==> flow/design.v <==
module pc (
    input   wire                clk,
    input   wire                rst,
    input   wire                pause_i,
    input   wire                sel_i,
    input   wire[15:0]  br_addr_i,
    output  wire[15:0]  pc4_o,
    output  reg[15:0]   pc_o
);
assign pc4_o = pc_o + 4;
always @(posedge clk or posedge rst) begin
    if(rst) begin
        pc_o <= 16'h0000;
    end else if (pause_i == 1'b1) begin
        pc_o <= pc_o;
    end else if (sel_i == 1'b1)begin
        pc_o <= br_addr_i;
    end else begin
        pc_o <= pc_o + 4;
    end
end
endmodule  
module if_id (
    input   wire                clk,
    input   wire                rst,
    input   wire                pause_i,
    input   wire[15:0]  pc_i,
    input   wire[15:0]  pc4_i,
    input   wire[31:0]      inst_i,
    input   wire                flush_i,
    output  reg[15:0]   pc_o,
    output  reg[15:0]   pc4_o,
    output  reg[31:0]       inst_o
);
always @(posedge clk or posedge rst) begin
    if(rst) begin
        pc_o   <= 16'b0;
        pc4_o  <= 16'b0;
        inst_o <= 32'b0;
    end else if(flush_i) begin
        pc_o   <= 16'b0;
        pc4_o  <= 16'b0;
        inst_o <= 32'b0;
    end else if(pause_i == 1'b1) begin
        pc_o   <= pc_o;
        pc4_o  <= pc4_o;
        inst_o <= inst_o;
    end else begin
        pc_o   <= pc_i;
        pc4_o  <= pc4_i;
        inst_o <= inst_i;
    end
end
endmodule  
module regfile (
    input   wire                clk,
    input   wire                wen,
    input   wire[4:0]   waddr,
    input   wire[4:0]   raddr1,
    input   wire[4:0]   raddr2,
    input   wire[31:0]      wdata,
    output  wire[31:0]      data1_o,     
    output  wire[31:0]      data2_o      
);
reg [31:0]  regs[0:31];
assign  data1_o = (raddr1 == 5'b00000) ? 32'h0000_0000 
                  : (wen && raddr1 == waddr) ?  wdata
                  : regs[raddr1];
assign  data2_o = (raddr2 == 5'b00000) ? 32'h0000_0000 
                  : (wen && raddr2 == waddr) ?  wdata
                  : regs[raddr2];
always @(posedge clk) begin
    if(wen) begin
        regs[waddr] <= wdata;
    end else begin
        regs[0] <= 32'h0000_0000; 
    end
end
endmodule  
module ctrl (
    input   wire        rst,
    input   wire[6:0]   opcode,
    input   wire[2:0]   func3,
    input   wire[6:0]   func7,
    output  reg         inst_valid,
    output  reg[2:0]    imm_sel,
    output  reg         reg_wen,
    output  reg         op1_sel,
    output  reg         op2_sel,
    output  reg[1:0]    alu_sel,
    output  reg[3:0]    alu_op,
    output  reg         mem_wen,
    output  reg[1:0]    wb_sel,
    output  reg[2:0]    br_sel,
    output  wire        is_jalr_o
);
assign is_jalr_o = (opcode == 7'b1100111) && (func3 == 3'b000);
always @(*) begin
    if(rst) begin
        inst_valid = 1'b0;
        imm_sel    = 3'b000;
        reg_wen    = 1'b0;
        op1_sel    = 1'b0;
        op2_sel    = 1'b1;
        alu_sel    = 2'b00;
        alu_op     = 4'b0000;
        mem_wen    = 1'b0;
        wb_sel     = 2'b00;
        br_sel     = 3'b000;
    end
    else begin
        case (opcode)
            7'b0110011: begin
                case (func7[5]) 
                    1'b0: begin
                        case (func3)
                            3'b000: begin        
                                inst_valid = 1'b1;             
                                imm_sel    = 3'b000;
                                reg_wen    = 1'b1;
                                op1_sel    = 1'b1;
                                op2_sel    = 1'b0;
                                alu_sel    = 2'b01;
                                alu_op     = 4'b0001;
                                mem_wen    = 1'b0;
                                wb_sel     = 2'b10;
                                br_sel     = 3'b000;
                            end
                            3'b010: begin      
                                inst_valid = 1'b1;                 
                                imm_sel    = 3'b000;
                                reg_wen    = 1'b1;
                                op1_sel    = 1'b1;
                                op2_sel    = 1'b0;
                                alu_sel    = 2'b01;
                                alu_op     = 4'b1011;
                                mem_wen    = 1'b0;
                                wb_sel     = 2'b10;
                                br_sel     = 3'b000;
                            end
                            3'b011: begin     
                                inst_valid = 1'b1;                   
                                imm_sel    = 3'b000;
                                reg_wen    = 1'b1;
                                op1_sel    = 1'b1;
                                op2_sel    = 1'b0;
                                alu_sel    = 2'b01;
                                alu_op     = 4'b1100;
                                mem_wen    = 1'b0;
                                wb_sel     = 2'b10;
                                br_sel     = 3'b000;
                            end
                            3'b111: begin     
                                inst_valid = 1'b1;                  
                                imm_sel    = 3'b000;
                                reg_wen    = 1'b1;
                                op1_sel    = 1'b1;
                                op2_sel    = 1'b0;
                                alu_sel    = 2'b11;
                                alu_op     = 4'b1000;
                                mem_wen    = 1'b0;
                                wb_sel     = 2'b10;
                                br_sel     = 3'b000;
                            end
                            3'b110: begin    
                                inst_valid = 1'b1;               
                                imm_sel    = 3'b000;
                                reg_wen    = 1'b1;
                                op1_sel    = 1'b1;
                                op2_sel    = 1'b0;
                                alu_sel    = 2'b11;
                                alu_op     = 4'b1001;
                                mem_wen    = 1'b0;
                                wb_sel     = 2'b10;
                                br_sel     = 3'b000;
                            end
                            3'b100: begin     
                                inst_valid = 1'b1;                 
                                imm_sel    = 3'b000;
                                reg_wen    = 1'b1;
                                op1_sel    = 1'b1;
                                op2_sel    = 1'b0;
                                alu_sel    = 2'b11;
                                alu_op     = 4'b1010;
                                mem_wen    = 1'b0;
                                wb_sel     = 2'b10;
                                br_sel     = 3'b000;
                            end
                            3'b001: begin   
                                inst_valid = 1'b1;                    
                                imm_sel    = 3'b000;
                                reg_wen    = 1'b1;
                                op1_sel    = 1'b1;
                                op2_sel    = 1'b0;
                                alu_sel    = 2'b10;
                                alu_op     = 4'b0101;
                                mem_wen    = 1'b0;
                                wb_sel     = 2'b10;
                                br_sel     = 3'b000;
                            end
                            3'b101: begin    
                                inst_valid = 1'b1;                    
                                imm_sel    = 3'b000;
                                reg_wen    = 1'b1;
                                op1_sel    = 1'b1;
                                op2_sel    = 1'b0;
                                alu_sel    = 2'b10;
                                alu_op     = 4'b0110;
                                mem_wen    = 1'b0;
                                wb_sel     = 2'b10;
                                br_sel     = 3'b000;
                            end
                            default begin
                                inst_valid = 1'b0;
                                imm_sel    = 3'b000;
                                reg_wen    = 1'b0;
                                op1_sel    = 1'b0;
                                op2_sel    = 1'b1;
                                alu_sel    = 2'b00;
                                alu_op     = 4'b0000;
                                mem_wen    = 1'b0;
                                wb_sel     = 2'b00;
                                br_sel     = 3'b000;
                            end
                        endcase
                    end
                    1'b1: begin
                        case (func3)
                            3'b000: begin   
                                inst_valid = 1'b1;                    
                                imm_sel    = 3'b000;
                                reg_wen    = 1'b1;
                                op1_sel    = 1'b1;
                                op2_sel    = 1'b0;
                                alu_sel    = 2'b01;
                                alu_op     = 4'b0010;
                                mem_wen    = 1'b0;
                                wb_sel     = 2'b10;
                                br_sel     = 3'b000;
                            end
                            3'b101: begin
                                inst_valid = 1'b1;
                                imm_sel    = 3'b000;
                                reg_wen    = 1'b1;
                                op1_sel    = 1'b1;
                                op2_sel    = 1'b0;
                                alu_sel    = 2'b10;
                                alu_op     = 4'b0111;
                                mem_wen    = 1'b0;
                                wb_sel     = 2'b10;
                                br_sel     = 3'b000;
                            end
                            default begin
                                inst_valid = 1'b0;
                                imm_sel    = 3'b000;
                                reg_wen    = 1'b0;
                                op1_sel    = 1'b0;
                                op2_sel    = 1'b1;
                                alu_sel    = 2'b00;
                                alu_op     = 4'b0000;
                                mem_wen    = 1'b0;
                                wb_sel     = 2'b00;
                                br_sel     = 3'b000;
                            end
                        endcase
                    end
                    default begin
                        inst_valid = 1'b0;
                        imm_sel    = 3'b000;
                        reg_wen    = 1'b0;
                        op1_sel    = 1'b0;
                        op2_sel    = 1'b1;
                        alu_sel    = 2'b00;
                        alu_op     = 4'b0000;
                        mem_wen    = 1'b0;
                        wb_sel     = 2'b00;
                        br_sel     = 3'b000;
                    end
                endcase
            end
            7'b0010011: begin
                case (func3)
                    3'b000: begin       
                        inst_valid = 1'b1;                 
                        imm_sel    = 3'b001;
                        reg_wen    = 1'b1;
                        op1_sel    = 1'b1;
                        op2_sel    = 1'b1;
                        alu_sel    = 2'b01;
                        alu_op     = 4'b0001;
                        mem_wen    = 1'b0;
                        wb_sel     = 2'b10;
                        br_sel     = 3'b000;
                    end
                    3'b010: begin       
                        inst_valid = 1'b1;                
                        imm_sel    = 3'b001;
                        reg_wen    = 1'b1;
                        op1_sel    = 1'b1;
                        op2_sel    = 1'b1;
                        alu_sel    = 2'b01;
                        alu_op     = 4'b1011;
                        mem_wen    = 1'b0;
                        wb_sel     = 2'b10;
                        br_sel     = 3'b000;
                    end
                    3'b011: begin      
                        inst_valid = 1'b1;                  
                        imm_sel    = 3'b001;
                        reg_wen    = 1'b1;
                        op1_sel    = 1'b1;
                        op2_sel    = 1'b1;
                        alu_sel    = 2'b01;
                        alu_op     = 4'b1100;
                        mem_wen    = 1'b0;
                        wb_sel     = 2'b10;
                        br_sel     = 3'b000;
                    end
                    3'b111: begin     
                        inst_valid = 1'b1;                  
                        imm_sel    = 3'b001;
                        reg_wen    = 1'b1;
                        op1_sel    = 1'b1;
                        op2_sel    = 1'b1;
                        alu_sel    = 2'b11;
                        alu_op     = 4'b1000;
                        mem_wen    = 1'b0;
                        wb_sel     = 2'b10;
                        br_sel     = 3'b000;
                    end
                    3'b110: begin        
                        inst_valid = 1'b1;                
                        imm_sel    = 3'b001;
                        reg_wen    = 1'b1;
                        op1_sel    = 1'b1;
                        op2_sel    = 1'b1;
                        alu_sel    = 2'b11;
                        alu_op     = 4'b1001;
                        mem_wen    = 1'b0;
                        wb_sel     = 2'b10;
                        br_sel     = 3'b000;
                    end 
                    3'b100: begin     
                        inst_valid = 1'b1;                  
                        imm_sel    = 3'b001;
                        reg_wen    = 1'b1;
                        op1_sel    = 1'b1;
                        op2_sel    = 1'b1;
                        alu_sel    = 2'b11;
                        alu_op     = 4'b1010;
                        mem_wen    = 1'b0;
                        wb_sel     = 2'b10;
                        br_sel     = 3'b000;
                    end
                    3'b001: begin     
                        inst_valid = 1'b1;                  
                        imm_sel    = 3'b001;
                        reg_wen    = 1'b1;
                        op1_sel    = 1'b1;
                        op2_sel    = 1'b1;
                        alu_sel    = 2'b10;
                        alu_op     = 4'b0101;
                        mem_wen    = 1'b0;
                        wb_sel     = 2'b10;
                        br_sel     = 3'b000;
                    end
                    3'b101: begin   
                        inst_valid = 1'b1;                    
                        imm_sel    = 3'b001;
                        reg_wen    = 1'b1;
                        op1_sel    = 1'b1;
                        op2_sel    = 1'b1;
                        alu_sel    = 2'b10;
                        mem_wen    = 1'b0;
                        wb_sel     = 2'b10;
                        br_sel     = 3'b000;
                        if(func7[5]) begin
                            alu_op = 4'b0111;
                        end else begin
                            alu_op = 4'b0110;
                        end
                    end
                    default begin
                        inst_valid = 1'b0;
                        imm_sel    = 3'b000;
                        reg_wen    = 1'b0;
                        op1_sel    = 1'b0;
                        op2_sel    = 1'b1;
                        alu_sel    = 2'b00;
                        alu_op     = 4'b0000;
                        mem_wen    = 1'b0;
                        wb_sel     = 2'b00;
                        br_sel     = 3'b000;
                    end
                endcase
            end
            7'b0000011: begin
                case (func3)
                    3'b010: begin
                        inst_valid = 1'b1;
                        imm_sel    = 3'b001;
                        reg_wen    = 1'b1;
                        op1_sel    = 1'b1;
                        op2_sel    = 1'b1;
                        alu_sel    = 2'b01;
                        alu_op     = 4'b0001;
                        mem_wen    = 1'b0;
                        wb_sel     = 2'b11;
                        br_sel     = 3'b000;
                    end
                    default begin
                        inst_valid = 1'b0;
                        imm_sel    = 3'b000;
                        reg_wen    = 1'b0;
                        op1_sel    = 1'b0;
                        op2_sel    = 1'b1;
                        alu_sel    = 2'b00;
                        alu_op     = 4'b0000;
                        mem_wen    = 1'b0;
                        wb_sel     = 2'b00;
                        br_sel     = 3'b000;
                    end
                endcase
            end
            7'b1100111: begin
                if(func3 == 3'b000) begin
                        inst_valid = 1'b1;                       
                        imm_sel    = 3'b001;
                        reg_wen    = 1'b1;
                        op1_sel    = 1'b0;
                        op2_sel    = 1'b1;
                        alu_sel    = 2'b00;
                        alu_op     = 4'b0000;
                        mem_wen    = 1'b0;
                        wb_sel     = 2'b01;
                        br_sel     = 3'b111;
                end else begin     
                    inst_valid = 1'b0;
                    imm_sel    = 3'b000;
                    reg_wen    = 1'b0;
                    op1_sel    = 1'b0;
                    op2_sel    = 1'b1;
                    alu_sel    = 2'b00;
                    alu_op     = 4'b0000;
                    mem_wen    = 1'b0;
                    wb_sel     = 2'b00;
                    br_sel     = 3'b000;
                end
            end
            7'b0100011: begin
                case (func3)
                    3'b010: begin
                        inst_valid = 1'b1;
                        imm_sel    = 3'b010;
                        reg_wen    = 1'b0;
                        op1_sel    = 1'b1;
                        op2_sel    = 1'b1;
                        alu_sel    = 2'b01;
                        alu_op     = 4'b0001;
                        mem_wen    = 1'b1;
                        wb_sel     = 2'b00;
                        br_sel     = 3'b000;
                    end
                    default begin     
                        inst_valid = 1'b0;
                        imm_sel    = 3'b000;
                        reg_wen    = 1'b0;
                        op1_sel    = 1'b0;
                        op2_sel    = 1'b1;
                        alu_sel    = 2'b00;
                        alu_op     = 4'b0000;
                        mem_wen    = 1'b0;
                        wb_sel     = 2'b00;
                        br_sel     = 3'b000;
                    end
                endcase
            end
            7'b1100011: begin
                case (func3)
                    3'b000: begin
                        inst_valid = 1'b1;
                        imm_sel    = 3'b011;
                        reg_wen    = 1'b0;
                        op1_sel    = 1'b0;
                        op2_sel    = 1'b1;
                        alu_sel    = 2'b01;
                        alu_op     = 4'b0001;
                        mem_wen    = 1'b0;
                        wb_sel     = 2'b00;
                        br_sel     = 3'b001;
                    end
                    3'b001: begin
                        inst_valid = 1'b1;
                        imm_sel    = 3'b011;
                        reg_wen    = 1'b0;
                        op1_sel    = 1'b0;
                        op2_sel    = 1'b1;
                        alu_sel    = 2'b01;
                        alu_op     = 4'b0001;
                        mem_wen    = 1'b0;
                        wb_sel     = 2'b00;
                        br_sel     = 3'b010;
                    end
                    3'b100: begin
                        inst_valid = 1'b1;
                        imm_sel    = 3'b011;
                        reg_wen    = 1'b0;
                        op1_sel    = 1'b0;
                        op2_sel    = 1'b1;
                        alu_sel    = 2'b01;
                        alu_op     = 4'b0001;
                        mem_wen    = 1'b0;
                        wb_sel     = 2'b00;
                        br_sel     = 3'b011;
                    end
                    3'b110: begin
                        inst_valid = 1'b1;
                        imm_sel    = 3'b011;
                        reg_wen    = 1'b0;
                        op1_sel    = 1'b0;
                        op2_sel    = 1'b1;
                        alu_sel    = 2'b01;
                        alu_op     = 4'b0001;
                        mem_wen    = 1'b0;
                        wb_sel     = 2'b00;
                        br_sel     = 3'b100;
                    end
                    3'b101: begin
                        inst_valid = 1'b1;
                        imm_sel    = 3'b011;
                        reg_wen    = 1'b0;
                        op1_sel    = 1'b0;
                        op2_sel    = 1'b1;
                        alu_sel    = 2'b01;
                        alu_op     = 4'b0001;
                        mem_wen    = 1'b0;
                        wb_sel     = 2'b00;
                        br_sel     = 3'b101;
                    end
                    3'b111: begin 
                        inst_valid = 1'b1;   
                        imm_sel    = 3'b011;
                        reg_wen    = 1'b0;
                        op1_sel    = 1'b0;
                        op2_sel    = 1'b1;
                        alu_sel    = 2'b01;
                        alu_op     = 4'b0001;
                        mem_wen    = 1'b0;
                        wb_sel     = 2'b00;
                        br_sel     = 3'b110;
                    end
                    default begin   
                        inst_valid = 1'b0;
                        imm_sel    = 3'b000;
                        reg_wen    = 1'b0;
                        op1_sel    = 1'b0;
                        op2_sel    = 1'b1;
                        alu_sel    = 2'b00;
                        alu_op     = 4'b0000;
                        mem_wen    = 1'b0;
                        wb_sel     = 2'b00;
                        br_sel     = 3'b000;
                    end
                endcase
            end
            7'b0110111: begin
                inst_valid = 1'b1;
                imm_sel    = 3'b100;
                reg_wen    = 1'b1;
                op1_sel    = 1'b1;
                op2_sel    = 1'b1;
                alu_sel    = 2'b01;
                alu_op     = 4'b0011;
                mem_wen    = 1'b0;
                wb_sel     = 2'b10;
                br_sel     = 3'b000;
            end
            7'b0010111: begin       
                inst_valid = 1'b1;      
                imm_sel    = 3'b100;
                reg_wen    = 1'b1;
                op1_sel    = 1'b0;
                op2_sel    = 1'b1;
                alu_sel    = 2'b01;
                alu_op     = 4'b0001;
                mem_wen    = 1'b0;
                wb_sel     = 2'b10;
                br_sel     = 3'b000;
            end
            7'b1101111: begin
                inst_valid = 1'b1;
                imm_sel    = 3'b101;
                reg_wen    = 1'b1;
                op1_sel    = 1'b0;
                op2_sel    = 1'b1;
                alu_sel    = 2'b01;
                alu_op     = 4'b0001;
                mem_wen    = 1'b0;
                wb_sel     = 2'b01;
                br_sel     = 3'b111;
            end
            default begin
                inst_valid = 1'b0;
                imm_sel    = 3'b000;
                reg_wen    = 1'b0;
                op1_sel    = 1'b0;
                op2_sel    = 1'b1;
                alu_sel    = 2'b00;
                alu_op     = 4'b0000;
                mem_wen    = 1'b0;
                wb_sel     = 2'b00;
                br_sel     = 3'b000;
            end
        endcase
    end
end
endmodule  
module imm_gen (
    input   wire            rst,
    input   wire[2:0]       sel_i,
    input   wire[31:7]      data_i,
    output  reg[31:0]   imm_o
);
always @(*) begin
    if(rst) begin
        imm_o = 32'h0000_0000;
    end else begin
        case (sel_i)
            3'b001: begin
                imm_o = { { 20{data_i[31]} }, data_i[31:20]};
            end
            3'b010: begin
                imm_o = { { 20{data_i[31]} } , data_i[31:25], data_i[11:7]};
            end
            3'b011: begin
                imm_o = { { 20{data_i[31]} } , data_i[7], data_i[30:25], data_i[11:8], 1'b0};
            end
            3'b100: begin
                imm_o = { data_i[31:12], 12'b0};
            end
            3'b101: begin
                imm_o = {  { 12{data_i[31]} }, data_i[19:12], data_i[20], data_i[30:21], 1'b0 };
            end
            default begin
                imm_o = 32'h0000_0000;
            end
        endcase
    end
end
endmodule  
module branch (
    input   wire            rst,
    input   wire[2:0]       sel_i,
    input   wire[31:0]  data1_i,
    input   wire[31:0]  data2_i,
    input   wire[15:0]      pc_i,
    input   wire[15:0]      imm_i,
    input   wire            is_jalr_i,
    output  wire[15:0]      br_addr_o,
    output  reg             pc_sel_o
);
assign br_addr_o = (is_jalr_i) ? (data1_i + imm_i) : pc_i + imm_i;
wire[31:0] data_sub = data1_i + ( ~data2_i + 1 );
wire data1_eq_data2 = (data1_i == data2_i);
wire data1_lt_data2 = ( (sel_i == 3'b011) || (sel_i == 3'b101) ) ?
                            (  ( data1_i[31] && !data2_i[31])
                            || ( data1_i[31] &&  data2_i[31] && data_sub[31])
                            || (!data1_i[31] && !data2_i[31] && data_sub[31]) )
                            :  ( data1_i < data2_i );
always @(*) begin
    if(rst) begin
        pc_sel_o = 1'b0;
    end else begin
        case (sel_i)
            3'b001: begin
                pc_sel_o = data1_eq_data2;
            end
            3'b010: begin
                pc_sel_o = ~data1_eq_data2;
            end          
            3'b011,3'b100: begin
                pc_sel_o = data1_lt_data2;
            end     
            3'b101,3'b110: begin
                pc_sel_o = ~data1_lt_data2;
            end
            3'b111: begin
                pc_sel_o = 1'b1;
            end
            default begin
                pc_sel_o = 1'b0;
            end
        endcase
    end
end
endmodule  
module id (
    input   wire                rst,
    input   wire[31:0]      inst_i,
    input   wire[31:0]      rdata1_i,
    input   wire[31:0]      rdata2_i,
    input   wire[15:0]          pc_i,
    output  wire                inst_valid_o,
    output  wire                pc_sel_o,
    output  wire[15:0]          br_addr_o,
    output  wire                reg_wen_o,
    output  wire[4:0]   reg_waddr_o,
    output  wire[31:0]      op1_o,
    output  wire[31:0]      op2_o,
    output  wire[1:0]           alu_sel_o,
    output  wire[3:0]           alu_op_o,
    output  wire                mem_wen_o,
    output  wire[31:0]      mem_wdata_o,
    output  wire[1:0]           wb_sel_o,
    input   wire                ex_wen_i,
    input   wire[4:0]   ex_waddr_i,
    input   wire[31:0]      ex_wdata_i,
    input   wire                mem_wen_i,
    input   wire[4:0]   mem_waddr_i,
    input   wire[31:0]      mem_wdata_i,
    output  wire                op1_sel_o,
    output  wire[4:0]   raddr1_o,
    output  wire                op2_sel_o,
    output  wire[4:0]   raddr2_o
);
wire[2:0]    ctrl_imm_sel_o;
wire         ctrl_op1_sel_o;
wire         ctrl_op2_sel_o;
wire[2:0]    ctrl_br_sel_o;
wire         ctrl_is_jalr_o;
wire[31:0]  immgen_imm_o;
wire    reg1_ex_forward = (ex_wen_i == 1'b1) && (ex_waddr_i == inst_i[19:15]);
wire    reg1_mem_forward = (mem_wen_i == 1'b1) && (mem_waddr_i == inst_i[19:15]);
wire    reg2_ex_forward = (ex_wen_i == 1'b1) && (ex_waddr_i == inst_i[24:20]);
wire    reg2_mem_forward = (mem_wen_i == 1'b1) && (mem_waddr_i == inst_i[24:20]);
wire[31:0]    reg1_data = (inst_i[19:15] == 5'b00000) ? 32'h0000_0000 
                                : (reg1_ex_forward == 1'b1) ? ex_wdata_i
                                : (reg1_mem_forward == 1'b1) ? mem_wdata_i
                                : rdata1_i ;
wire[31:0]    reg2_data = (inst_i[24:20] == 5'b00000) ? 32'h0000_0000
                                : (reg2_ex_forward == 1'b1) ? ex_wdata_i
                                : (reg2_mem_forward == 1'b1) ? mem_wdata_i
                                : rdata2_i ;
assign op1_o = (ctrl_op1_sel_o == 1'b0) ? {16'b0,pc_i} 
                : reg1_data;
assign op2_o = (ctrl_op2_sel_o == 1'b1) ? immgen_imm_o 
                : reg2_data;
ctrl u_ctrl(
    .rst(rst),
    .opcode(inst_i[6:0]),
    .func3(inst_i[14:12]),
    .func7(inst_i[31:25]),
    .inst_valid(inst_valid_o),
    .imm_sel(ctrl_imm_sel_o),
    .reg_wen(reg_wen_o),
    .op1_sel(ctrl_op1_sel_o),
    .op2_sel(ctrl_op2_sel_o),
    .alu_sel(alu_sel_o),
    .alu_op(alu_op_o),
    .mem_wen(mem_wen_o),
    .wb_sel(wb_sel_o),
    .br_sel(ctrl_br_sel_o),
    .is_jalr_o(ctrl_is_jalr_o)
);
imm_gen u_imm_gen(
    .rst(rst),
    .sel_i(ctrl_imm_sel_o),
    .data_i(inst_i[31:7]),
    .imm_o(immgen_imm_o)
);
branch u_branch(
    .rst(rst),
    .sel_i(ctrl_br_sel_o),
    .data1_i(reg1_data),
    .data2_i(reg2_data),
    .pc_i(pc_i),
    .imm_i(immgen_imm_o[15:0]),
    .is_jalr_i(ctrl_is_jalr_o),
    .pc_sel_o(pc_sel_o),
    .br_addr_o(br_addr_o)
);
assign reg_waddr_o = inst_i[11:7];
assign mem_wdata_o = reg2_data;
wire uses_rs1 = (inst_i[6:0] == 7'b0110011)  || (inst_i[6:0] == 7'b0010011) ||
                (inst_i[6:0] == 7'b0000011) || (inst_i[6:0] == 7'b1100111) ||
                (inst_i[6:0] == 7'b0100011)  || (inst_i[6:0] == 7'b1100011);
wire uses_rs2 = (inst_i[6:0] == 7'b0110011)  || (inst_i[6:0] == 7'b0100011)  ||
                (inst_i[6:0] == 7'b1100011);
assign op1_sel_o = uses_rs1 ? 1'b1 : 1'b0;
assign raddr1_o  = inst_i[19:15];
assign op2_sel_o = uses_rs2 ? 1'b0 : 1'b1;
assign raddr2_o  = inst_i[24:20]; 
endmodule  
module id_ex (
    input   wire                clk,
    input   wire                rst,
    input   wire                pause_i,
    input   wire                inst_valid_i,
    input   wire[31:0]      op1_i,
    input   wire[31:0]      op2_i,
    input   wire[1:0]           alu_sel_i,
    input   wire[3:0]           alu_op_i,
    input   wire                reg_wen_i,
    input   wire[4:0]   reg_waddr_i,
    input   wire[1:0]           wb_sel_i,
    input   wire[15:0]  pc_i,
    input   wire[15:0]  pc4_i,
    input   wire                mem_wen_i,
    input   wire[31:0]      mem_wdata_i,
    output  reg                 inst_valid_o,
    output  reg[31:0]       op1_o,
    output  reg[31:0]       op2_o,
    output  reg[1:0]            alu_sel_o,
    output  reg[3:0]            alu_op_o,
    output  reg                 reg_wen_o,
    output  reg[4:0]    reg_waddr_o,
    output  reg[1:0]            wb_sel_o,
    output  reg[15:0]   pc_o,
    output  reg[15:0]   pc4_o,
    output  reg                 mem_wen_o,
    output  reg[31:0]       mem_wdata_o
);
always @(posedge clk or posedge rst) begin
    if(rst) begin
        inst_valid_o <= 1'b0;
        op1_o        <= 32'h0000_0000;
        op2_o        <= 32'h0000_0000;
        alu_sel_o    <= 2'b00;
        alu_op_o     <= 4'b0000;
        reg_wen_o    <= 1'b0;
        reg_waddr_o  <= 5'b00000;
        wb_sel_o     <= 2'b00;
        pc_o         <= 16'h0000;
        pc4_o        <= 16'h0000;
        mem_wen_o    <= 1'b0;
        mem_wdata_o  <= 1'b0;
    end else if(pause_i == 1'b1) begin
        inst_valid_o <= 1'b0;
        op1_o        <= 32'h0000_0000;
        op2_o        <= 32'h0000_0000;
        alu_sel_o    <= 2'b00;
        alu_op_o     <= 4'b0000;
        reg_wen_o    <= 1'b0;
        reg_waddr_o  <= 5'b00000;
        wb_sel_o     <= 2'b00;
        pc_o         <= 16'h0000;
        pc4_o        <= 16'h0000;
        mem_wen_o    <= 1'b0;
        mem_wdata_o  <= 1'b0;
    end else begin
        inst_valid_o <= inst_valid_i;
        op1_o        <= op1_i;
        op2_o        <= op2_i;
        alu_sel_o    <= alu_sel_i;
        alu_op_o     <= alu_op_i;
        reg_wen_o    <= reg_wen_i;
        reg_waddr_o  <= reg_waddr_i;
        wb_sel_o     <= wb_sel_i;
        pc_o         <= pc_i;
        pc4_o        <= pc4_i;
        mem_wen_o    <= mem_wen_i;
        mem_wdata_o  <= mem_wdata_i;
    end
end
endmodule  
module alu (
    input   wire            rst,
    input   wire[31:0]  num1_i,
    input   wire[31:0]  num2_i,
    input   wire[1:0]       sel,    
    input   wire[3:0]       op,     
    output  reg[31:0]       result_o
);
reg[31:0]   result_arith;
reg[31:0]   result_shift;
reg[31:0]   result_logic;
wire[31:0] num_add = num1_i + num2_i;
wire[31:0] num_sub = num1_i + ( ~num2_i + 1 );
wire num1_eq_num2 = (num1_i == num2_i);
wire num1_lt_num2 = ( op == 4'b1011) ?
                            (  ( num1_i[31] && !num2_i[31])
                            || ( num1_i[31] &&  num2_i[31] && num_sub[31])
                            || (!num1_i[31] && !num2_i[31] && num_sub[31]) )
                            :  ( num1_i < num2_i );
always @(*) begin
    if(rst) begin
        result_arith = 32'h0000_0000;
    end else begin
        case (op)
            4'b0001: begin
                result_arith = num_add;
            end
            4'b0010: begin
                result_arith = num_sub;
            end
            4'b0011: begin
                result_arith = num2_i;
            end
            4'b1011,4'b1100: begin
                result_arith = num1_lt_num2;
            end
            default begin
                result_arith = 32'h0000_0000;
            end        
        endcase
    end
end
always @(*) begin
    if(rst) begin
        result_shift = 32'h0000_0000;
    end else begin
        case (op)
            4'b0101: begin
                result_shift = num1_i << num2_i[4:0];
            end
            4'b0110: begin
                result_shift = num1_i >> num2_i[4:0];
            end
            4'b0111: begin
                result_shift = $signed( num1_i ) >>> num2_i[4:0];
            end
            default begin
                result_shift = 32'h0000_0000;
            end
        endcase
    end
end
always @(*) begin
    if(rst) begin
        result_logic = 32'h0000_0000;
    end else begin
        case (op)
            4'b1000: begin
                result_logic = num1_i & num2_i;
            end
            4'b1001: begin
                result_logic = num1_i | num2_i;
            end
            4'b1010: begin
                result_logic = num1_i ^ num2_i;
            end
            default begin
                result_logic = 32'h0000_0000;
            end
        endcase
    end 
end
always @(*) begin
    case (sel)
        2'b01: begin
            result_o = result_arith;
        end
        2'b11: begin
            result_o = result_logic;
        end
        2'b10: begin
            result_o = result_shift;
        end
        default begin
            result_o = 32'h0000_0000;
        end
    endcase
end
endmodule  
module ex (      
    input  wire                 rst,
    input  wire                 inst_valid_i,
    input  wire[31:0]       op1_i,
    input  wire[31:0]       op2_i,
    input  wire[1:0]            alu_sel_i,
    input  wire[3:0]            alu_op_i,
    input  wire                 reg_wen_i,
    input  wire[4:0]    reg_waddr_i,
    input  wire[1:0]            wb_sel_i,
    input  wire[15:0]   pc_i,
    input  wire[15:0]   pc4_i,
    input  wire                 mem_wen_i,
    input  wire[31:0]       mem_wdata_i, 
    output wire                 inst_valid_o,
    output wire                 mem_wen_o,
    output wire[31:0]       mem_wdata_o,
    output wire                 reg_wen_o,
    output wire[4:0]    reg_waddr_o,
    output wire[31:0]       alu_result_o,
    output wire[1:0]            wb_sel_o,
    output wire[15:0]           pc_o,
    output wire[15:0]           pc4_o,
    output wire[31:0]       data_forward_o
);
assign inst_valid_o = inst_valid_i;
assign mem_wen_o = mem_wen_i;
assign mem_wdata_o = mem_wdata_i;
assign reg_wen_o = reg_wen_i;
assign reg_waddr_o = reg_waddr_i;
assign wb_sel_o = wb_sel_i;
assign pc_o  = pc_i;
assign pc4_o = pc4_i;
alu u_alu(
    .rst(rst),
    .num1_i(op1_i),
    .num2_i(op2_i),
    .sel(alu_sel_i),
    .op(alu_op_i),
    .result_o(alu_result_o)
);
assign data_forward_o = wb_sel_i == (2'b01) ? {16'b0,pc4_i} : alu_result_o;
endmodule  
module ex_mem (
    input   wire                clk,
    input   wire                rst,
    input   wire                pause_i, 
    input   wire                inst_valid_i,
    input   wire                mem_wen_i,
    input   wire[31:0]      mem_wdata_i,
    input   wire                reg_wen_i,
    input   wire[4:0]   reg_waddr_i,
    input   wire[31:0]      alu_result_i,
    input   wire[1:0]           wb_sel_i, 
    input   wire[15:0]          pc_i,
    input   wire[15:0]          pc4_i,
    output   reg                inst_valid_o,
    output   reg                mem_wen_o,
    output   reg[31:0]      mem_wdata_o,
    output   reg                reg_wen_o,
    output   reg[4:0]   reg_waddr_o,
    output   reg[31:0]      alu_result_o,
    output   reg[1:0]           wb_sel_o,
    output   reg[15:0]          pc_o,
    output   reg[15:0]          pc4_o
);
always @(posedge clk or posedge rst) begin
    if(rst) begin
        inst_valid_o <= 1'b0;
        mem_wen_o    <= 1'b0;
        mem_wdata_o  <= 32'h0000_0000;
        reg_wen_o    <= 1'b0;
        reg_waddr_o  <= 5'b00000;
        alu_result_o <= 32'h0000_0000;
        wb_sel_o     <= 2'b00;
        pc_o         <= 16'h0000;
        pc4_o        <= 16'h0000;
    end else if(pause_i == 1'b1) begin
        inst_valid_o <= 1'b0;
        mem_wen_o    <= 1'b0;
        mem_wdata_o  <= 32'h0000_0000;
        reg_wen_o    <= 1'b0;
        reg_waddr_o  <= 5'b00000;
        alu_result_o <= 32'h0000_0000;
        wb_sel_o     <= 2'b00;
        pc_o         <= 16'h0000;
        pc4_o        <= 16'h0000;
    end else begin
        inst_valid_o <= inst_valid_i;
        mem_wen_o    <= mem_wen_i;
        mem_wdata_o  <= mem_wdata_i;
        reg_wen_o    <= reg_wen_i;
        reg_waddr_o  <= reg_waddr_i;
        alu_result_o <= alu_result_i;
        wb_sel_o     <= wb_sel_i;
        pc_o         <= pc_i;
        pc4_o        <= pc4_i;
    end
end
endmodule  
module mem (
    input   wire[31:0]      alu_result_i,
    input   wire[1:0]           wb_sel_i,
    input   wire[15:0]          pc4_i,
    input   wire[31:0]      dm_data_i,
    output  wire[31:0]      reg_wdata_o
);
assign  reg_wdata_o = (wb_sel_i == 2'b10) ? alu_result_i
                        : (wb_sel_i == 2'b01) ? pc4_i
                        : (wb_sel_i == 2'b11) ? dm_data_i
                        : 32'h0000_0000;
endmodule  
module mem_wb (
    input   wire                clk,
    input   wire                rst,
    input   wire                pause_i, 
    input   wire                inst_valid_i,
    input   wire                reg_wen_i,
    input   wire[4:0]   reg_waddr_i,
    input   wire[31:0]      reg_wdata_i,
    input   wire[15:0]          pc_i,
    output  reg                 inst_valid_o,
    output  reg                 reg_wen_o,
    output  reg[4:0]    reg_waddr_o,
    output  reg[31:0]       reg_wdata_o,
    output  reg[15:0]           pc_o
);
always @(posedge clk or posedge rst) begin
    if(rst) begin
        inst_valid_o <= 1'b0;
        reg_wen_o    <= 1'b0;
        reg_waddr_o  <= 5'b00000;
        reg_wdata_o  <= 32'h0000_0000;
        pc_o         <= 16'h0000;
    end else if(pause_i == 1'b1) begin
        inst_valid_o <= 1'b0;
        reg_wen_o    <= 1'b0;
        reg_waddr_o  <= 5'b00000;
        reg_wdata_o  <= 32'h0000_0000;
        pc_o         <= 16'h0000;
    end else begin
        inst_valid_o <= inst_valid_i;
        reg_wen_o    <= reg_wen_i;
        reg_waddr_o  <= reg_waddr_i;
        reg_wdata_o  <= reg_wdata_i;
        pc_o         <= pc_i;
    end
end
endmodule  
module bubble (
    input   wire                rst,
    input   wire                ex_wen_i,
    input   wire[1:0]           ex_wb_sel_i,
    input   wire[4:0]   ex_reg_waddr_i,
    input   wire                id_op1_sel_i,
    input   wire[4:0]   id_raddr1_i,
    input   wire                id_op2_sel_i,
    input   wire[4:0]   id_raddr2_i,
    output  reg                 pc_pause_o,
    output  reg                 ifid_pause_o,
    output  reg                 idex_pause_o,
    output  reg                 exmem_pause_o,
    output  reg                 memwb_pause_o
);
wire    lu_pause = (ex_wen_i == 1'b1) && ( ex_wb_sel_i == 2'b11 ) 
                && ( ( id_op1_sel_i == 1'b1 && id_raddr1_i == ex_reg_waddr_i)
                    || (id_op2_sel_i == 1'b0 && id_raddr2_i == ex_reg_waddr_i) );
always @(*) begin
    if(rst) begin
        pc_pause_o    = 1'b0; 
        ifid_pause_o  = 1'b0;
        idex_pause_o  = 1'b0;
        exmem_pause_o = 1'b0;
        memwb_pause_o = 1'b0;
    end else if(lu_pause) begin
        pc_pause_o    = 1'b1; 
        ifid_pause_o  = 1'b1;
        idex_pause_o  = 1'b1;
        exmem_pause_o = 1'b0;
        memwb_pause_o = 1'b0;
    end else begin
        pc_pause_o    = 1'b0; 
        ifid_pause_o  = 1'b0;
        idex_pause_o  = 1'b0;
        exmem_pause_o = 1'b0;
        memwb_pause_o = 1'b0;
    end
end
endmodule  
module miniRV (
    input   wire                clk,
    input   wire                rst,
    input   wire[31:0]      inst_i,
    input   wire[31:0]      mem_rdata_i,
    output  wire[13:0]   inst_addr_o,
    output  wire[15:0]          mem_addr_o,
    output  wire                mem_wen_o,
    output  wire[31:0]      mem_wdata_o,
    output          debug_wb_have_inst,    
    output [31:0]   debug_wb_pc,           
    output          debug_wb_ena,          
    output [4:0]    debug_wb_reg,          
    output [31:0]   debug_wb_value         
);
wire                pc_sel_i;
wire                id_pc_sel_o;
wire[15:0]          pc_br_addr_i;
wire[15:0]  pc_pc_o;
wire[15:0]  pc_pc4_o;
assign inst_addr_o = pc_pc_o[15:2];
wire[15:0]          ifid_pc_o;
wire[15:0]          ifid_pc4_o;
wire[31:0]      ifid_inst_o;
wire                idex_inst_valid_i;
wire[31:0]      idex_op1_i;
wire[31:0]      idex_op2_i;
wire[1:0]           idex_alu_sel_i;
wire[3:0]           idex_alu_op_i;
wire                idex_reg_wen_i;
wire[4:0]   idex_reg_waddr_i;
wire[1:0]           idex_wb_sel_i;
wire                idex_mem_wen_i;
wire[31:0]      idex_mem_wdata_i;
wire[31:0]      idex_op1_o;
wire[31:0]      idex_op2_o;
wire[1:0]           idex_alu_sel_o;
wire[3:0]           idex_alu_op_o;
wire                idex_reg_wen_o;
wire[4:0]   idex_reg_waddr_o;
wire[1:0]           idex_wb_sel_o;
wire[15:0]  idex_pc_o;
wire[15:0]  idex_pc4_o;
wire                idex_mem_wen_o;
wire[31:0]      idex_mem_wdata_o;
wire[31:0]      ex_data_forward_o;
wire                exmem_inst_valid_i;
wire                exmem_mem_wen_i;
wire[31:0]      exmem_mem_wdata_i;
wire                exmem_reg_wen_i;
wire[4:0]   exmem_reg_waddr_i;
wire[31:0]      exmem_alu_result_i;
wire[1:0]           exmem_wb_sel_i;
wire[15:0]          exmem_pc4_i;
wire                exmem_inst_valid_o;
wire                exmem_reg_wen_o;
wire[4:0]   exmem_reg_waddr_o;
wire[31:0]      exmem_alu_result_o;
wire[1:0]           exmem_wb_sel_o;
wire[15:0]          exmem_pc4_o;
wire[15:0]          exmem_pc_i;
wire[15:0]          exmem_pc_o;
wire                memwb_reg_wen_i;
wire[4:0]   memwb_reg_waddr_i;
wire[31:0]      memwb_reg_wdata_i;
wire[15:0]          trace_pc; 
wire                regfile_wen_i;
wire[31:0]      regfile_wdata_i;
wire[4:0]   regfile_waddr_i;
wire[4:0]   regfile_raddr1_i;
wire[4:0]   regfile_raddr2_i;
wire[31:0]      regfile_data1_o;
wire[31:0]      regfile_data2_o;
wire[31:0]      alu_num1_i;
wire[31:0]      alu_num2_i;
wire[1:0]           alu_sel_i;    
wire[5:0]           alu_op_i;     
wire                bubble_id_op1_sel_i;
wire[4:0]   bubble_id_raddr1_i;
wire                bubble_id_op2_sel_i;
wire[4:0]   bubble_id_raddr2_i;
wire                bubble_pc_pause_o;
wire                bubble_ifid_pause_o;
wire                bubble_idex_pause_o;
wire                bubble_exmem_pause_o;
wire                bubble_memwb_pause_o;
pc u_pc(
    .clk(clk),
    .rst(rst),
    .pause_i(bubble_pc_pause_o),
    .sel_i(pc_sel_i),
    .br_addr_i(pc_br_addr_i),
    .pc4_o(pc_pc4_o),
    .pc_o(pc_pc_o)
);
if_id u_if_id(
    .clk(clk),
    .rst(rst),
    .pause_i(bubble_ifid_pause_o),
    .pc_i(pc_pc_o),
    .pc4_i(pc_pc4_o),
    .inst_i(inst_i),
    .flush_i(pc_sel_i),
    .pc_o(ifid_pc_o),
    .pc4_o(ifid_pc4_o),
    .inst_o(ifid_inst_o)
);
regfile u_regfile(
    .clk(clk),
    .wen(regfile_wen_i),
    .waddr(regfile_waddr_i),
    .raddr1(ifid_inst_o[19:15]),
    .raddr2(ifid_inst_o[24:20]),
    .wdata(regfile_wdata_i),
    .data1_o(regfile_data1_o),
    .data2_o(regfile_data2_o)
);
id u_id(
    .rst(rst),
    .inst_i(ifid_inst_o),
    .rdata1_i(regfile_data1_o),
    .rdata2_i(regfile_data2_o),
    .pc_i(ifid_pc_o),
    .pc_sel_o(id_pc_sel_o),
    .br_addr_o(pc_br_addr_i),
    .reg_wen_o(idex_reg_wen_i),
    .reg_waddr_o(idex_reg_waddr_i),
    .inst_valid_o(idex_inst_valid_i),
    .op1_o(idex_op1_i),
    .op2_o(idex_op2_i),
    .alu_sel_o(idex_alu_sel_i),
    .alu_op_o(idex_alu_op_i),
    .mem_wen_o(idex_mem_wen_i),
    .mem_wdata_o(idex_mem_wdata_i),
    .wb_sel_o(idex_wb_sel_i),
    .ex_wen_i(exmem_reg_wen_i),
    .ex_waddr_i(exmem_reg_waddr_i),
    .ex_wdata_i(ex_data_forward_o),
    .mem_wen_i(exmem_reg_wen_o),
    .mem_waddr_i(exmem_reg_waddr_o),
    .mem_wdata_i(memwb_reg_wdata_i),
    .op1_sel_o(bubble_id_op1_sel_i),
    .raddr1_o(bubble_id_raddr1_i),
    .op2_sel_o(bubble_id_op2_sel_i),
    .raddr2_o(bubble_id_raddr2_i)
);
wire idex_inst_valid_o;
id_ex u_id_ex(
    .clk(clk),
    .rst(rst),
    .pause_i(bubble_idex_pause_o),
    .inst_valid_i(idex_inst_valid_i),
    .op1_i(idex_op1_i),
    .op2_i(idex_op2_i),
    .alu_sel_i(idex_alu_sel_i),
    .alu_op_i(idex_alu_op_i),
    .reg_wen_i(idex_reg_wen_i),
    .reg_waddr_i(idex_reg_waddr_i),
    .wb_sel_i(idex_wb_sel_i),
    .pc_i(ifid_pc_o),
    .pc4_i(ifid_pc4_o),
    .mem_wen_i(idex_mem_wen_i),
    .mem_wdata_i(idex_mem_wdata_i),
    .inst_valid_o(idex_inst_valid_o),
    .op1_o(idex_op1_o),
    .op2_o(idex_op2_o),
    .alu_sel_o(idex_alu_sel_o),
    .alu_op_o(idex_alu_op_o),
    .reg_wen_o(idex_reg_wen_o),
    .reg_waddr_o(idex_reg_waddr_o),
    .wb_sel_o(idex_wb_sel_o),
    .pc_o(idex_pc_o),
    .pc4_o(idex_pc4_o),
    .mem_wen_o(idex_mem_wen_o),
    .mem_wdata_o(idex_mem_wdata_o)
);
ex u_ex(
    .rst(rst),
    .inst_valid_i(idex_inst_valid_o),
    .op1_i(idex_op1_o),
    .op2_i(idex_op2_o),
    .alu_sel_i(idex_alu_sel_o),
    .alu_op_i(idex_alu_op_o),
    .reg_wen_i(idex_reg_wen_o),
    .reg_waddr_i(idex_reg_waddr_o),
    .wb_sel_i(idex_wb_sel_o),
    .pc_i(idex_pc_o),
    .pc4_i(idex_pc4_o),
    .mem_wen_i(idex_mem_wen_o),
    .mem_wdata_i(idex_mem_wdata_o),
    .inst_valid_o(exmem_inst_valid_i),
    .mem_wen_o(exmem_mem_wen_i),
    .mem_wdata_o(exmem_mem_wdata_i),
    .reg_wen_o(exmem_reg_wen_i),
    .reg_waddr_o(exmem_reg_waddr_i),
    .alu_result_o(exmem_alu_result_i),
    .wb_sel_o(exmem_wb_sel_i),
    .pc_o(exmem_pc_i),
    .pc4_o(exmem_pc4_i),
    .data_forward_o(ex_data_forward_o)
);
ex_mem u_ex_mem(
    .clk(clk),
    .rst(rst),
    .pause_i(bubble_exmem_pause_o),
    .inst_valid_i(exmem_inst_valid_i),
    .mem_wen_i(exmem_mem_wen_i),
    .mem_wdata_i(exmem_mem_wdata_i),
    .reg_wen_i(exmem_reg_wen_i),
    .reg_waddr_i(exmem_reg_waddr_i),
    .alu_result_i(exmem_alu_result_i),
    .wb_sel_i(exmem_wb_sel_i), 
    .pc4_i(exmem_pc4_i),
    .inst_valid_o(exmem_inst_valid_o),
    .mem_wen_o(mem_wen_o),
    .mem_wdata_o(mem_wdata_o),
    .reg_wen_o(exmem_reg_wen_o),
    .reg_waddr_o(exmem_reg_waddr_o),
    .alu_result_o(exmem_alu_result_o),
    .wb_sel_o(exmem_wb_sel_o), 
    .pc4_o(exmem_pc4_o),
    .pc_i(exmem_pc_i),
    .pc_o(exmem_pc_o)
);
mem u_mem(
    .alu_result_i(exmem_alu_result_o),
    .wb_sel_i(exmem_wb_sel_o),
    .pc4_i(exmem_pc4_o),
    .dm_data_i(mem_rdata_i),
    .reg_wdata_o(memwb_reg_wdata_i)
);
mem_wb u_mem_wb(
    .clk(clk),
    .rst(rst),
    .pause_i(bubble_memwb_pause_o),
    .inst_valid_i(exmem_inst_valid_o),
    .reg_wen_i(exmem_reg_wen_o),
    .reg_waddr_i(exmem_reg_waddr_o),
    .reg_wdata_i(memwb_reg_wdata_i),
    .inst_valid_o(debug_wb_have_inst),
    .reg_wen_o(regfile_wen_i),
    .reg_waddr_o(regfile_waddr_i),
    .reg_wdata_o(regfile_wdata_i),
    .pc_i(exmem_pc_o),
    .pc_o(trace_pc)
);
bubble u_bubble(
    .rst(rst),
    .ex_wen_i(idex_reg_wen_o),
    .ex_wb_sel_i(idex_wb_sel_o),
    .ex_reg_waddr_i(idex_reg_waddr_o),
    .id_op1_sel_i(bubble_id_op1_sel_i),
    .id_raddr1_i(bubble_id_raddr1_i),
    .id_op2_sel_i(bubble_id_op2_sel_i),
    .id_raddr2_i(bubble_id_raddr2_i),
    .pc_pause_o(bubble_pc_pause_o),
    .ifid_pause_o(bubble_ifid_pause_o),
    .idex_pause_o(bubble_idex_pause_o),
    .exmem_pause_o(bubble_exmem_pause_o),
    .memwb_pause_o(bubble_memwb_pause_o)
);
assign mem_addr_o = exmem_alu_result_o[15:0];
assign pc_sel_i = id_pc_sel_o & ~bubble_pc_pause_o;
assign debug_wb_pc        = {16'b0,trace_pc};
assign debug_wb_ena       = regfile_wen_i;
assign debug_wb_reg       = regfile_waddr_i;
assign debug_wb_value     = regfile_wdata_i;
endmodule  
Lab notebook: miniRV

From RTL to reports: miniRV --
Each step is given for the RTL above and for the edited RTL. Lines under "before" count in the file above, lines under "after" in the edited file. "difference": "after" minus "before" as printed here. "relative change": 100 x difference / "before". Operators: Yosys type, input widths -> output width; for muxes data width and select width s. Cell names lack the library's common part. A cell with - has no value.
Design: design top miniRV, clock port clk, cell library sky130hd, corner tt_025C_1v80

Edit of the RTL --
The edit as a unified diff against the file above. A script made this edit. It changes what the design does and was not meant as an optimisation.
begin of diff
@@ -918,5 +918,5 @@
             end
             4'b0111: begin
-                result_shift = $signed( num1_i ) >>> num2_i[4:0];
+                result_shift = $signed( num1_i ) >> num2_i[4:0];
             end
             default begin
end of diff

After elaboration --
Counts by Yosys on the flattened word-level netlist (proc, flatten, opt, wreduce; memories kept). Register bits leave out memories and registers merged into their read ports (data or address). Print and check cells are left out. Yosys's memory passes give these memory sizes; they may raise the number of words (mostly to a power of two), join words into wider ones and drop unused or constant bits.
Operators by class:
- add/subtract/negate cells | before 8, after 8, difference 0, relative change 0.00%
- $lt $le $gt $ge | before 2, after 2, difference 0, relative change 0.00%
- equal/unequal tests | before 57, after 57, difference 0, relative change 0.00%
- shift operators | before 3, after 3, difference 0, relative change 0.00%
- mux-type cells | before 115, after 115, difference 0, relative change 0.00%
- bitwise gates (word level) | before 10, after 10, difference 0, relative change 0.00%
- reduce/logical cells | before 55, after 55, difference 0, relative change 0.00%
Operators with widths:
- $shr 32x5->32 | before 1, after 2, difference +1, relative change +100.00%
- $sshr 32x5->32 | before 1, after 0, difference -1, relative change -100.00%
- $mux 1 | before 32, after 32, difference 0, relative change 0.00%
- $mux 32 | before 25, after 25, difference 0, relative change 0.00%
- $logic_and 1x1->1 | before 21, after 21, difference 0, relative change 0.00%
- $logic_or 1x1->1 | before 13, after 13, difference 0, relative change 0.00%
- $eq 3x3->1 const B | before 10, after 10, difference 0, relative change 0.00%
- $mux 2 | before 9, after 9, difference 0, relative change 0.00%
- $eq 5x5->1 | before 8, after 8, difference 0, relative change 0.00%
- $mux 16 | before 8, after 8, difference 0, relative change 0.00%
- $reduce_or 2->1 | before 8, after 8, difference 0, relative change 0.00%
- $eq 3x2->1 const B | before 6, after 6, difference 0, relative change 0.00%
The list need not be complete.
Storage and ports:
- flip-flop bits (word level) | before 385, after 385, difference 0, relative change 0.00%
- memory bits (writable) | before 1024, after 1024, difference 0, relative change 0.00%
- bits in read-only memories | before 48, after 48, difference 0, relative change 0.00%
- memory cells | before 2, after 2, difference 0, relative change 0.00%
- input port bits | before 66, after 66, difference 0, relative change 0.00%
- output and inout port bits | before 134, after 134, difference 0, relative change 0.00%
- word-level cells | before 282, after 282, difference 0, relative change 0.00%
Memory list:
- words x width with read and write ports | before u_regfile.regs 32 x 32 bit 2R1W; 8 x 6 bit 1R0W, after u_regfile.regs 32 x 32 bit 2R1W; 8 x 6 bit 1R0W

Logic depth --
Yosys ltp: most cells in a row. Word level: on the elaborated netlist, between registers, memories and ports. Mapped: between sequential cells and ports; inverters and the memories' decode and read muxes count.
Depth:
- depth in word-level cells | before 25, after 25, difference 0, relative change 0.00%
- ABC_AREA | before 0, after 0
- mapped depth | before 46, after 45, difference -1, relative change -2.17%
- mapped depth without buffers | before 39, after 40, difference +1, relative change +2.56%

After synthesis --
Yosys stat after the flow's synthesis: flattened, memories mapped to cells. It holds for the ABC_AREA given above (unset counts as 0); a run with the other value may have another netlist.
Cells by type:
- nand2_1 | before 312, after 372, difference +60, relative change +19.23%
- o21ai_1 | before 21, after 78, difference +57, relative change +271.43%
- a22o_1 | before 80, after 29, difference -51, relative change -63.75%
- o21ai_0 | before 214, after 166, difference -48, relative change -22.43%
- a211oi_1 | before 67, after 115, difference +48, relative change +71.64%
- clkbuf_1 | before 211, after 255, difference +44, relative change +20.85%
- nand3_1 | before 77, after 46, difference -31, relative change -40.26%
- nor2_1 | before 310, after 339, difference +29, relative change +9.35%
- a21oi_1 | before 258, after 235, difference -23, relative change -8.91%
- mux2i_1 | before 140, after 117, difference -23, relative change -16.43%
The list need not be complete.
Synthesis totals:
- cells in the netlist | before 5273, after 5271, difference -2, relative change -0.04%
- synthesis area (µm²) | before 75489.9, after 75308.5, difference -181.4, relative change -0.24%
- area of sequential cells (µm²) | before 40233.6, after 40233.6, difference 0.0, relative change 0.00%
- mapped flip-flops | before 1403, after 1403, difference 0, relative change 0.00%
- buffers | before 437, after 438, difference +1, relative change +0.23%
The figures by module come from a second, unflattened synthesis with its own total; it is not the netlist above.
Unflattened totals:
- cell total of the unflattened synthesis | before 6097, after 6158, difference +61, relative change +1.00%
- area total of the unflattened synthesis (µm²) | before 79461.2, after 79115.9, difference -345.3, relative change -0.43%
Rows give one instance, submodules left out.
By module, before:
- regfile | instances 1, cells 2661, area 48418.9 µm², sequential area 30749.5 µm²
- alu | instances 1, cells 1334, area 9469.1 µm², sequential area 0.0 µm²
- id_ex | instances 1, cells 305, area 4774.6 µm², sequential area 3603.5 µm²
- ex_mem | instances 1, cells 224, area 3387.0 µm², sequential area 2652.5 µm²
- id | instances 1, cells 471, area 2857.7 µm², sequential area 0.0 µm²
- if_id | instances 1, cells 207, area 2621.3 µm², sequential area 1601.5 µm²
- branch | instances 1, cells 250, area 1905.6 µm², sequential area 0.0 µm²
before: Further modules, not shown: 8.
By module, after:
- regfile | instances 1, cells 2661, area 48418.9 µm², sequential area 30749.5 µm²
- alu | instances 1, cells 1395, area 9123.8 µm², sequential area 0.0 µm²
- id_ex | instances 1, cells 305, area 4774.6 µm², sequential area 3603.5 µm²
- ex_mem | instances 1, cells 224, area 3387.0 µm², sequential area 2652.5 µm²
- id | instances 1, cells 471, area 2857.7 µm², sequential area 0.0 µm²
- if_id | instances 1, cells 207, area 2621.3 µm², sequential area 1601.5 µm²
- branch | instances 1, cells 250, area 1905.6 µm², sequential area 0.0 µm²
after: Further modules, not shown: 8.

Worst setup path after synthesis --
Source: OpenSTA report_checks on the synthesized netlist (no wires, ideal clock, input and output delay 20% of the period each), path of least setup slack; recovery checks are left aside. Register names are those of the netlist, which keeps one name where synthesis merged equal registers.
Timing path post-synthesis:
- path kind | before input -> register, after input -> register
- start point | before input rst, after input rst
- end point | before register u_if_id.inst_o[17], after register u_pc.pc_o[14]
- period (ps) | before 9500, after 9500, difference 0, relative change 0.00%
- input delay (ps) | before 1900, after 1900, difference 0, relative change 0.00%
- library setup time (ps) | before 68, after 87, difference +19
- time at the first pin (ps) | before 1900, after 1900, difference 0, relative change 0.00%
- data arrival time (ps) | before 16905, after 16527, difference -378, relative change -2.24%
- required time (ps) | before 9432, after 9413, difference -19, relative change -0.20%
- setup slack (ps) | before -7473, after -7113, difference +360
- path delay (ps) | before 15073, after 14714, difference -359, relative change -2.38%
- stages | before 25, after 28, difference +3, relative change +12.00%
- buffers on the path | before 2, after 4, difference +2, relative change +100.00%
- synthesis period reached (ps) | before 16973, after 16613, difference -360, relative change -2.12%
"path delay" = arrival - input delay + setup time. "stages" counts driving pins, that of a launching flip-flop among them; a cell with two outputs on the path counts twice. "synthesis period reached" = period - worst setup slack (recovery checks aside). The figure is calculated, with input and output delays left at 20% of the set period. The rows between start and end are the longest chain of elaborated cells between them; the timing report does not say that the signal goes this way. Where chains are equally long, one stands for them. A line is the first line of the expression or statement that the cell stems from. Yosys adds cells for indexed reads and writes and turns some case tables into memories. A register here has more assigning lines than the two given.
Between the ends, post-synthesis, before: path through clkinv_1 > nand2_1 > clkbuf_1 > o21ai_0 > a311o_1 > mux2i_1 > mux2_2 > nor2_1 > [... 9 more ...] > fa_1 > a32oi_1 > a211o_1 > o211ai_1 > a21oi_1 > nor2_1 > clkbuf_1 > a22o_1, cells in the longest elaborated chain 17, elaborated cells between the ends (all ways) 45, those cells by class 2 x add/sub; 1 x compare; 9 x eq/ne; 16 x mux; 5 x logic; 12 x reduce/logical
RTL lines, path post-synthesis, before:
- start, declared | line 1156 | input   wire                rst,
- $mux 32 | line 909 | if(rst) begin
- $pmux 32 s3 | line 949 | case (sel)
- $mux 32 | line 1006 | assign data_forward_o = wb_sel_i == (2'b01) ? {16'b0,pc4_i} : alu_result_o;
- $mux 32 | line 741 | : (reg2_ex_forward == 1'b1) ? ex_wdata_i
- [... 10 more ...]
- $mux 1 | line 671 | if(rst) begin
- $and 1x1->1 | line 1416 | assign pc_sel_i = id_pc_sel_o & ~bubble_pc_pause_o;
- $mux 32 | line 40 | end else if(flush_i) begin
- end, assigned | line 47 | inst_o <= inst_o;
- end, assigned | line 51 | inst_o <= inst_i;
- end, declared | line 33 | output  reg[31:0]       inst_o
Nets of the timed path that keep an RTL name, with a line that drives or declares them; the list need not be complete.
Named nets, post-synthesis, before (line):
- exmem_alu_result_i[9] | 949
Between the ends, post-synthesis, after: path through clkbuf_1 > inv_1 > o21ai_1 > nor2_1 > clkbuf_1 > a22oi_1 > a21oi_1 > nand2_1 > [... 12 more ...] > o211ai_1 > mux2i_1 > or4_1 > a211oi_2 > buf_2 > inv_2 > buf_2 > o211ai_1, cells in the longest elaborated chain 17, elaborated cells between the ends (all ways) 54, those cells by class 4 x add/sub; 1 x compare; 13 x eq/ne; 19 x mux; 5 x logic; 12 x reduce/logical
RTL lines, path post-synthesis, after:
- start, declared | line 1156 | input   wire                rst,
- $mux 32 | line 909 | if(rst) begin
- $pmux 32 s3 | line 949 | case (sel)
- $mux 32 | line 1006 | assign data_forward_o = wb_sel_i == (2'b01) ? {16'b0,pc4_i} : alu_result_o;
- $mux 32 | line 741 | : (reg2_ex_forward == 1'b1) ? ex_wdata_i
- [... 10 more ...]
- $mux 1 | line 671 | if(rst) begin
- $and 1x1->1 | line 1416 | assign pc_sel_i = id_pc_sel_o & ~bubble_pc_pause_o;
- $mux 16 | line 16 | end else if (sel_i == 1'b1)begin
- end, assigned | line 15 | pc_o <= pc_o;
- end, assigned | line 17 | pc_o <= br_addr_i;
- end, declared | line 8 | output  reg[15:0]   pc_o

Worst path after layout --
Path of least setup slack in the final report of the runs of pair A (OpenROAD, finished layout, wires in). Where an end is a register, its clock arrival counts in the times. The report prints the path's times to 10 ps; the period is as set.
Timing path after layout:
- path kind | before register -> register, after register -> register
- start point | before register u_id_ex.op1_o[6], after register u_id_ex.op2_o[2]
- end point | before register u_pc.pc_o[4], after register u_pc.pc_o[5]
- period (ps) | before 9500, after 9500, difference 0, relative change 0.00%
- library setup time (ps) | before 120, after 100, difference -20
- time at the first pin (ps) | before 830, after 840, difference +10, relative change +1.20%
- data arrival time (ps) | before 9420, after 9710, difference +290, relative change +3.08%
- required time (ps) | before 10190, after 10200, difference +10, relative change +0.10%
- setup slack (ps) | before 770, after 490, difference -280
- stages | before 42, after 43, difference +1, relative change +2.38%
- buffers on the path | before 3, after 4, difference +1, relative change +33.33%
The rows between start and end are the longest chain of elaborated cells between them; the timing report does not say that the signal goes this way. Where chains are equally long, one stands for them. A register here has more assigning lines than the two given.
Between the ends, after layout, before: path through dfrtp_1 > inv_1 > ha_1 > nand2b_1 > a221oi_1 > o221a_2 > a31oi_1 > buf_4 > [... 26 more ...] > a211o_1 > o211ai_1 > a21oi_2 > buf_12 > nor2_4 > buf_12 > a21oi_1 > o22ai_1, cells in the longest elaborated chain 23, elaborated cells between the ends (all ways) 49, those cells by class 5 x add/sub; 2 x compare; 1 x eq/ne; 3 x shift; 18 x mux; 7 x logic; 13 x reduce/logical
RTL lines, path after layout, before:
- start, declared | line 811 | output  reg[31:0]       op1_o,
- start, assigned | line 826 | op1_o        <= 32'h0000_0000;
- start, assigned | line 852 | op1_o        <= op1_i;
- $add 32x32->32 | line 878 | wire[31:0] num_sub = num1_i + ( ~num2_i + 1 );
- $logic_and 1x1->1 | line 882 | || ( num1_i[31] &&  num2_i[31] && num_sub[31])
- $logic_or 1x1->1 x2 | line 881 | (  ( num1_i[31] && !num2_i[31])
- $mux 1 | line 880 | wire num1_lt_num2 = ( op == 4'b1011) ?
- [... 15 more ...]
- $mux 1 | line 671 | if(rst) begin
- $and 1x1->1 | line 1416 | assign pc_sel_i = id_pc_sel_o & ~bubble_pc_pause_o;
- $mux 16 | line 16 | end else if (sel_i == 1'b1)begin
- end, assigned | line 15 | pc_o <= pc_o;
- end, assigned | line 17 | pc_o <= br_addr_i;
- end, declared | line 8 | output  reg[15:0]   pc_o
Nets of the timed path that keep an RTL name, with a line that drives or declares them; the list need not be complete.
Named nets, after layout, before:
- exmem_alu_result_i[0] | line 949 | case (sel)
Between the ends, after layout, after: path through dfrtp_2 > clkinv_1 > ha_1 > or2_2 > o211ai_1 > buf_4 > a211oi_2 > a211oi_2 > [... 27 more ...] > or3_1 > a21oi_1 > a211oi_4 > buf_4 > buf_4 > inv_4 > nand2_1 > o311ai_1, cells in the longest elaborated chain 25, elaborated cells between the ends (all ways) 51, those cells by class 6 x add/sub; 2 x compare; 1 x eq/ne; 3 x shift; 18 x mux; 8 x logic; 13 x reduce/logical
RTL lines, path after layout, after:
- start, declared | line 812 | output  reg[31:0]       op2_o,
- start, assigned | line 827 | op2_o        <= 32'h0000_0000;
- start, assigned | line 853 | op2_o        <= op2_i;
- $not 32->32 | line 878 | wire[31:0] num_sub = num1_i + ( ~num2_i + 1 );
- $add 32x1->32 | line 878
- $add 32x32->32 | line 878
- $logic_and 1x1->1 | line 882 | || ( num1_i[31] &&  num2_i[31] && num_sub[31])
- [... 18 more ...]
- $mux 1 | line 671 | if(rst) begin
- $and 1x1->1 | line 1416 | assign pc_sel_i = id_pc_sel_o & ~bubble_pc_pause_o;
- $mux 16 | line 16 | end else if (sel_i == 1'b1)begin
- end, assigned | line 15 | pc_o <= pc_o;
- end, assigned | line 17 | pc_o <= br_addr_i;
- end, declared | line 8 | output  reg[15:0]   pc_o

Layout results --
Both versions went through the flow (Yosys, OpenROAD) with the same settings in each pair. Constraints: input delay and output delay 20% of the set period each, output load 0.01 pF.
Settings, pair A: period_ns 9.5, CAP_MARGIN 20, CORE_MARGIN 2, CORE_UTILIZATION 40, SLEW_MARGIN 20
Final reports, pair A:
- Yosys chip area after synthesis (µm²) | before 75489.9, after 75308.5, difference -181.4, relative change -0.24%
- area inside the die boundary (µm²) | before 192216.0, after 191756.0, difference -460.0, relative change -0.24%
- std-cell area (final layout) (µm²) | before 85906.1, after 85986.2, difference +80.1, relative change +0.09%
- lowest setup slack (ps) | before 774, after 488, difference -286
- worst hold slack in the final report (ps) | before 334, after 341, difference +7
Settings, pair B: CORE_UTILIZATION 16, CTS_CLUSTER_DIAMETER 364, GPL_ROUTABILITY_DRIVEN 0, GPL_TIMING_DRIVEN 0, PLACE_DENSITY_LB_ADDON 0.14, SETUP_SLACK_MARGIN -0.26, period_ns 11.1, CAP_MARGIN 20, CORE_MARGIN 2, SLEW_MARGIN 20
Final reports, pair B:
- Yosys chip area after synthesis (µm²) | before 75489.9, after 75308.5, difference -181.4, relative change -0.24%
- area inside the die boundary (µm²) | before 477322.0, after 476183.0, difference -1139.0, relative change -0.24%
- std-cell area (final layout) (µm²) | before 94335.5, after 94481.9, difference +146.4, relative change +0.16%
- lowest setup slack (ps) | before 112, after 266, difference +154
- worst hold slack in the final report (ps) | before 340, after 335, difference -5
